==> flow/design.v <==
`timescale 1ns / 1ps
module AHB_Mul(  
    input HCLK,
    input HRESETn,
    input [31:0]M_AHB_0_haddr,
    input [2:0]M_AHB_0_hburst,
    input M_AHB_0_hmastlock,
    input [3:0]M_AHB_0_hprot,
    output reg [31:0]M_AHB_0_hrdata,
    output M_AHB_0_hready,
    output M_AHB_0_hresp,
    input [2:0]M_AHB_0_hsize,
    input [1:0]M_AHB_0_htrans,
    input [31:0]M_AHB_0_hwdata,
    input M_AHB_0_hwrite,
    output[3:0] led 
    );
    assign M_AHB_0_hready = 1'b1;
    assign M_AHB_0_hresp = 1'b0;
    reg [31:0] mem_A;    
    reg [31:0] mem_B;    
    reg [31:0] mem_C;    
    reg [31:0] mem_D;    
    reg [31:0] mem_E;    
    reg [31:0] mem_F;    
    reg [31:0] mem_G;    
    reg [31:0] mem_H;    
    reg[31:0] mem_I;   
    reg [1:0]   w_ctrl;  
    reg [1:0]   r_ctrl;  
    reg [3:0]   w_addr;  
    reg [3:0]   r_addr;  
    assign led[3:0] = mem_A[3:0];  
    always@(posedge HCLK)
    begin 
        if(!HRESETn)
        begin
            w_ctrl <= 2'b00;
            w_addr <= 4'h0;
        end
        else if(M_AHB_0_hwrite == 1'b1) 
        begin
        case(M_AHB_0_htrans)
            2'b00 :  
            begin
                w_ctrl <= 2'b00;
            end
            2'b01 :  
            begin
                w_ctrl <= 2'b01;
            end
            2'b10 :  
            begin
                w_ctrl <= 2'b10;
                w_addr <= M_AHB_0_haddr[5:2];
            end
            2'b11 :  
            begin
                w_ctrl <= 2'b11;
                w_addr <= M_AHB_0_haddr[5:2];
            end
        endcase
        end
        else
        begin
            w_ctrl <= 2'b00;  
        end
   end
    always@(posedge HCLK)  
    begin
    if(!HRESETn)
    begin
        mem_A <= 32'h0;
        mem_B <= 32'h0;
        mem_C <= 32'h0;
        mem_D <= 32'h0;
        mem_E <= 32'h0;
        mem_F <= 32'h0;
        mem_G <= 32'h0;
        mem_H <= 32'h0;
    end
    else
    case(w_ctrl)
        2'b00:  
        begin        
        end
        2'b01:  
        begin
        end
        2'b10:  
        begin
        case(w_addr)
            4'h0 : mem_A <= M_AHB_0_hwdata;
            4'h1 : mem_B <= M_AHB_0_hwdata;
            4'h2 : mem_C <= M_AHB_0_hwdata;
            4'h3 : mem_D <= M_AHB_0_hwdata;
            4'h4 : mem_E <= M_AHB_0_hwdata;
            4'h5 : mem_F <= M_AHB_0_hwdata;
            4'h6 : mem_G <= M_AHB_0_hwdata;
            4'h7 : mem_H <= M_AHB_0_hwdata;
        endcase
        end
        2'b11:  
        begin
        case(w_addr)
            4'h0 : mem_A <= M_AHB_0_hwdata;
            4'h1 : mem_B <= M_AHB_0_hwdata;
            4'h2 : mem_C <= M_AHB_0_hwdata;
            4'h3 : mem_D <= M_AHB_0_hwdata;
            4'h4 : mem_E <= M_AHB_0_hwdata;
            4'h5 : mem_F <= M_AHB_0_hwdata;
            4'h6 : mem_G <= M_AHB_0_hwdata;
            4'h7 : mem_H <= M_AHB_0_hwdata;
        endcase
        end
    endcase
    end
    always@(posedge HCLK) begin
        if (!HRESETn) begin
            r_ctrl <= 2'b00;
            r_addr <= 4'h0;
        end
        else if (M_AHB_0_hwrite == 1'b0) begin  
            case(M_AHB_0_htrans)
                2'b00 : r_ctrl <= 2'b00; 
                2'b01 : r_ctrl <= 2'b01; 
                2'b10 : 
                    begin
                        r_ctrl <= 2'b10; 
                        r_addr <= M_AHB_0_haddr[5:2];
                    end
                2'b11 :
                    begin
                        r_ctrl <= 2'b11; 
                        r_addr <= M_AHB_0_haddr[5:2];
                    end
            endcase
        end
        else begin
            r_ctrl <= 2'b00;  
        end
    end
    always@(*) begin
        case(r_addr)
            4'h0 : M_AHB_0_hrdata = mem_A;
            4'h1 : M_AHB_0_hrdata = mem_B;
            4'h2 : M_AHB_0_hrdata = mem_C;
            4'h3 : M_AHB_0_hrdata = mem_D;
            4'h4 : M_AHB_0_hrdata = mem_E;
            4'h5 : M_AHB_0_hrdata = mem_F;
            4'h6 : M_AHB_0_hrdata = mem_G;
            4'h7 : M_AHB_0_hrdata = mem_H;
            4'h8 : M_AHB_0_hrdata = mem_I;
            default : M_AHB_0_hrdata = 32'h0;
        endcase
    end
    always@(posedge HCLK) begin
        if (!HRESETn) begin
            mem_I <= 32'h1;
        end
        else
        case(w_ctrl) 
        2'b00 : begin end  
        2'b01 : begin end  
        2'b10 , 2'b11 : begin  
            case(w_addr)
                4'h0 : mem_I <= mem_I * M_AHB_0_hwdata;
                4'h1 : mem_I <= mem_I * M_AHB_0_hwdata;
                4'h2 : mem_I <= mem_I * M_AHB_0_hwdata;
                4'h3 : mem_I <= mem_I * M_AHB_0_hwdata;
                4'h4 : mem_I <= mem_I * M_AHB_0_hwdata;
                4'h5 : mem_I <= mem_I * M_AHB_0_hwdata;
                4'h6 : mem_I <= mem_I * M_AHB_0_hwdata;
                4'h7 : mem_I <= mem_I * M_AHB_0_hwdata;
                4'h8 : mem_I <= M_AHB_0_hwdata;
            endcase
        end
        endcase
    end
endmodule
Tool chain data of AHB_Mul
What the tools print for AHB_Mul, step after step.
Lines are those of the file above, counted from 1.
Operators carry their Yosys type and port widths (W data, S select, Z words).
{"block": "inputs", "top": "AHB_Mul", "clk_port": "HCLK", "library": "sky130hd", "lib_corner": "tt_025C_1v80"}

Word level
Source: Yosys, flattened and elaborated, memories not mapped. Widths are those after wreduce. Registers that Yosys merges into a memory's read port (data or address) are not register bits. Print and check cells do not count.
{"block": "word_totals", "ff_bits": 298, "in_bits": 80}
{"block": "op_classes", "reduce_logical": 20, "n_logic": 1, "n_mux": 19, "n_eq": 29, "mul": 1}
{"block": "ops", "cell": "$mul A32 B32 Y32", "count": 1}
{"block": "ops", "cell": "$mux W32", "count": 16}
{"block": "ops", "cell": "$pmux W32 S9", "count": 1}
{"block": "ops", "cell": "$pmux W32 S2", "count": 1}
{"block": "ops", "cell": "$eq A4 B3 Y1 const B", "count": 8}
{"block": "ops", "cell": "$reduce_and A2 Y1", "count": 12}
{"block": "ops", "cell": "$ne A2 B1 Y1 const B", "count": 8}
{"block": "ops", "cell": "$eq A4 B2 Y1 const B", "count": 4}
{"block": "ops", "cell": "$eq A2 B2 Y1 const B", "count": 4}
{"block": "ops", "cell": "$eq A4 B1 Y1 const B", "count": 2}
{"block": "ops", "cell": "$eq A4 B4 Y1 const B", "count": 2}
{"block": "ops", "cell": "$logic_not A4 Y1", "count": 2}
{"block": "ops", "cell": "$reduce_or A8 Y1", "count": 1}
{"block": "ops", "cell": "$pmux W2 S4", "count": 1}
{"block": "ops", "cell": "$reduce_bool A2 Y1", "count": 2}
{"block": "ops", "cell": "$reduce_or A2 Y1", "count": 2}
{"block": "ops", "cell": "$eq A2 B1 Y1 const B", "count": 1}
{"block": "ops", "cell": "$logic_not A2 Y1", "count": 1}
{"block": "ops", "cell": "$not A1 Y1", "count": 1}

Longest topological paths
Depth = most cells in a row (Yosys ltp): at word level without a register or memory, in the mapped netlist without a sequential cell, where the memories' decode and read muxes count.
{"block": "logic_depth", "depth_word": 4, "abc_area": 0, "mapped_depth": 27, "mapped_depth_nobuf": 25}

Netlist
Yosys stat after the flow's synthesis: flattened, memories mapped to cells. It holds for the ABC_AREA given above (unset counts as 0); a run with the other value may have another netlist.
{"block": "by_type", "type": "sky130_fd_sc_hd__fa_1", "count": 408, "area_total_um2": 8.17E+03}
{"block": "by_type", "type": "sky130_fd_sc_hd__dfxtp_1", "count": 298, "area_total_um2": 5.97E+03}
{"block": "by_type", "type": "sky130_fd_sc_hd__nand2_1", "count": 809, "area_total_um2": 3.04E+03}
{"block": "by_type", "type": "sky130_fd_sc_hd__and2_1", "count": 309, "area_total_um2": 1.93E+03}
{"block": "by_type", "type": "sky130_fd_sc_hd__ha_1", "count": 123, "area_total_um2": 1.54E+03}
{"block": "by_type", "type": "sky130_fd_sc_hd__a21oi_1", "count": 293, "area_total_um2": 1.47E+03}
{"block": "by_type", "type": "sky130_fd_sc_hd__inv_1", "count": 377, "area_total_um2": 1.42E+03}
{"block": "by_type", "type": "sky130_fd_sc_hd__clkbuf_1", "count": 251, "area_total_um2": 942.154}
{"block": "by_type", "type": "sky130_fd_sc_hd__xnor2_1", "count": 61, "area_total_um2": 534.262}
{"block": "by_type", "type": "sky130_fd_sc_hd__a22oi_1", "count": 64, "area_total_um2": 480.461}
{"block": "by_type", "type": "sky130_fd_sc_hd__a221oi_1", "count": 33, "area_total_um2": 289.027}
{"block": "by_type", "type": "sky130_fd_sc_hd__mux2i_1", "count": 26, "area_total_um2": 260.25}
{"block": "by_type", "type": "sky130_fd_sc_hd__nor2_1", "count": 55, "area_total_um2": 206.448}
{"block": "by_type", "type": "sky130_fd_sc_hd__o21ai_0", "count": 41, "area_total_um2": 205.197}
{"block": "by_type", "type": "sky130_fd_sc_hd__xor2_1", "count": 19, "area_total_um2": 166.41}
{"block": "by_type", "type": "sky130_fd_sc_hd__nand3_1", "count": 30, "area_total_um2": 150.144}
{"block": "by_type", "type": "sky130_fd_sc_hd__a311oi_1", "count": 15, "area_total_um2": 131.376}
{"block": "by_type", "type": "sky130_fd_sc_hd__and3_1", "count": 19, "area_total_um2": 118.864}
Not listed: further types 40, cells in them 160.
{"block": "synth_totals", "cells": 3391, "synth_area_um2": 28155.8, "buf_cells": 264, "ffs": 298}

Worst setup path after synthesis
Source: OpenSTA report_checks on the synthesized netlist (no wires, ideal clock, input and output delay 20% of the period each), path of least setup slack; recovery checks are left aside. Register names are those of the netlist, which keeps one name where synthesis merged equal registers.
{"block": "synth_timing", "path_type": "input to register", "startpoint": "in M_AHB_0_hwdata[2]", "endpoint": "reg mem_I[28]", "path_delay_ps": 6583, "driving_pins": 22, "path_slack_ps": 1418, "path_buffers": 2, "tclk_ps": 10000, "required_ps": 9885, "launch_ps": 2000, "arrival_time_ps": 8468, "synth_period_reached_ps": 8582}
"path_delay_ps" is the arrival time less input delay plus setup time.
"driving_pins" counts driving pins, that of a launching flip-flop among them; a cell with two outputs on the path counts twice.
"synth_period_reached_ps" is the clock period less the worst setup slack; recovery checks do not enter. This is arithmetic on one report: input and output delays are still those of the set period (20% each).
Between the ends stands the longest chain of elaborated cells between them, by number of cells; it is not shown to be the way that was timed. Of several equally long chains one is given.
A line is the first line of the expression or statement that the cell stems from. Yosys adds cells for indexed reads and writes and turns some case tables into memories.
At most two assigning lines are given for a register; there are more.
{"block": "synth_via", "cell_sequence": "sky130_fd_sc_hd__clkbuf_1 -> sky130_fd_sc_hd__clkbuf_1 -> sky130_fd_sc_hd__and2_1 -> sky130_fd_sc_hd__fa_1 -> sky130_fd_sc_hd__inv_1 -> sky130_fd_sc_hd__fa_1 -> sky130_fd_sc_hd__fa_1 -> sky130_fd_sc_hd__fa_1 -> sky130_fd_sc_hd__inv_1 -> sky130_fd_sc_hd__fa_1 -> sky130_fd_sc_hd__inv_1 -> sky130_fd_sc_hd__fa_1 -> sky130_fd_sc_hd__inv_1 -> sky130_fd_sc_hd__fa_1 -> sky130_fd_sc_hd__fa_1 -> sky130_fd_sc_hd__ha_1 -> sky130_fd_sc_hd__nand3_1 -> sky130_fd_sc_hd__or4_1 -> sky130_fd_sc_hd__o211ai_1 -> sky130_fd_sc_hd__nand2_1 -> sky130_fd_sc_hd__mux2_2 -> sky130_fd_sc_hd__a2111oi_0", "elab_chain_len": 2, "cone_cells": 2, "cone_classes": "1 x mul; 1 x mux"}
{"block": "synth_lines", "element": "start: declaration", "line_no": 14, "text": "input [31:0]M_AHB_0_hwdata,"}
{"block": "synth_lines", "element": "$mul A32 B32 Y32", "line_no": 174, "text": "4'h7 : mem_I <= mem_I * M_AHB_0_hwdata;"}
{"block": "synth_lines", "element": "$pmux W32 S2", "line_no": 166, "text": "case(w_addr)"}
{"block": "synth_lines", "element": "end: assignment", "line_no": 167, "text": "4'h0 : mem_I <= mem_I * M_AHB_0_hwdata;"}
{"block": "synth_lines", "element": "end: assignment", "line_no": 168, "text": "4'h1 : mem_I <= mem_I * M_AHB_0_hwdata;"}
{"block": "synth_lines", "element": "end: declaration", "line_no": 28, "text": "reg[31:0] mem_I;"}

Path in the finished layout
From the final timing report of run 1: the path of least setup slack in the routed layout; clock arrival at registers is part of the times.
The report prints the path's times to 10 ps; the period is as set.
{"block": "layout_timing", "path_type": "input to register", "startpoint": "in M_AHB_0_hwdata[6]", "endpoint": "reg mem_I[29]", "tclk_ps": 11800, "path_slack_ps": 2280, "arrival_time_ps": 9900, "driving_pins": 25, "path_buffers": 2, "launch_ps": 2360, "required_ps": 12180}
Between the ends stands the longest chain of elaborated cells between them, by number of cells; it is not shown to be the way that was timed. Of several equally long chains one is given.
At most two assigning lines are given for a register; there are more.
{"block": "layout_via", "cell_sequence": "sky130_fd_sc_hd__clkdlybuf4s15_1 -> sky130_fd_sc_hd__buf_4 -> sky130_fd_sc_hd__and2_1 -> sky130_fd_sc_hd__fa_1 -> sky130_fd_sc_hd__fa_1 -> sky130_fd_sc_hd__fa_1 -> sky130_fd_sc_hd__inv_1 -> sky130_fd_sc_hd__fa_1 -> sky130_fd_sc_hd__inv_1 -> sky130_fd_sc_hd__fa_1 -> sky130_fd_sc_hd__inv_1 -> sky130_fd_sc_hd__fa_1 -> sky130_fd_sc_hd__inv_1 -> sky130_fd_sc_hd__fa_1 -> sky130_fd_sc_hd__fa_1 -> sky130_fd_sc_hd__ha_1 -> sky130_fd_sc_hd__a211oi_1 -> sky130_fd_sc_hd__nor2_1 -> sky130_fd_sc_hd__a211oi_1 -> sky130_fd_sc_hd__o21ai_0 -> sky130_fd_sc_hd__nor2_1 -> sky130_fd_sc_hd__o311ai_1 -> sky130_fd_sc_hd__or2_2 -> sky130_fd_sc_hd__xnor2_1 -> sky130_fd_sc_hd__a221oi_1", "elab_chain_len": 2, "cone_cells": 2, "cone_classes": "1 x mul; 1 x mux"}
{"block": "layout_lines", "element": "start: declaration", "line_no": 14, "text": "input [31:0]M_AHB_0_hwdata,"}
{"block": "layout_lines", "element": "$mul A32 B32 Y32", "line_no": 174, "text": "4'h7 : mem_I <= mem_I * M_AHB_0_hwdata;"}
{"block": "layout_lines", "element": "$pmux W32 S2", "line_no": 166, "text": "case(w_addr)"}
{"block": "layout_lines", "element": "end: assignment", "line_no": 167, "text": "4'h0 : mem_I <= mem_I * M_AHB_0_hwdata;"}
{"block": "layout_lines", "element": "end: assignment", "line_no": 168, "text": "4'h1 : mem_I <= mem_I * M_AHB_0_hwdata;"}
{"block": "layout_lines", "element": "end: declaration", "line_no": 28, "text": "reg[31:0] mem_I;"}

## Implementation results

Below are 3 stored runs of the flow (Yosys, OpenROAD; platform sky130hd) on AHB_Mul, each with its settings and what was measured, unordered. Constraints: input delay and output delay 20% of the set period each, output load 0.01 pF.
By "worst_path_time_ps" is meant the share of the clock period that the worst setup path is allowed (20% is reserved at inputs, 20% at outputs), minus its slack. Clock arrival times at its registers enter into it.
"total_power_mw" rests on the timing tool's default activity at the inputs, not on a simulated workload.
"worst_path_time_ps" is known to 10 ps.

{"run": "run 1", "settings": { "CAP_MARGIN": 20, "CORE_UTILIZATION": 28, "GPL_ROUTABILITY_DRIVEN": 1, "HOLD_SLACK_MARGIN": 0.02, "PLACE_DENSITY_LB_ADDON": 0.21, "SETUP_SLACK_MARGIN": 1.97, "SLEW_MARGIN": 20, "period_ns": 11.8, "CORE_MARGIN": 2 }, "results": { "utilization_pct": 31.5, "total_power_mw": 6.777, "design.die.area_um2": 103108.0, "ws_setup_ps": 2277, "worst_path_time_ps": 7160, "worst_setup_path_type": "input to register", "total_negative_slack_ps": 0, "synthArea_um2": 28155.8, "holdWs_ps": 452 }}
{"run": "run 2", "settings": { "ABC_AREA": 1, "CORE_ASPECT_RATIO": 0.7, "CORE_UTILIZATION": 45, "MAX_ROUTING_LAYER": "met5", "MIN_ROUTING_LAYER": "met1", "PLACE_DENSITY": 0.49, "SLEW_MARGIN": 30, "TNS_END_PERCENT": 75, "period_ns": 6.21, "CAP_MARGIN": 20, "CORE_MARGIN": 2 }, "results": { "holdWs_ps": 445, "ws_setup_ps": -728, "synthArea_um2": 29106.7, "utilization_pct": 57.5, "design.die.area_um2": 66764.4, "total_power_mw": 18.899, "total_negative_slack_ps": -9990, "worst_path_time_ps": 5700, "worst_setup_path_type": "input to register" }}
{"run": "run 3", "settings": { "CORE_ASPECT_RATIO": 1.83, "CORE_MARGIN": 7, "CORE_UTILIZATION": 34, "CTS_CLUSTER_DIAMETER": 56, "GPL_TIMING_DRIVEN": 0, "MAX_ROUTING_LAYER": "met4", "MIN_ROUTING_LAYER": "met2", "PLACE_DENSITY_LB_ADDON": 0.24, "SETUP_SLACK_MARGIN": 3.76, "SLEW_MARGIN": 40, "period_ns": 16.0, "CAP_MARGIN": 20 }, "results": { "synthArea_um2": 28155.8, "total_power_mw": 5.644, "total_negative_slack_ps": 0, "utilization_pct": 38.3, "worst_path_time_ps": 8960, "worst_setup_path_type": "input to register", "ws_setup_ps": 3843, "holdWs_ps": 453, "design.die.area_um2": 91434.8 }}
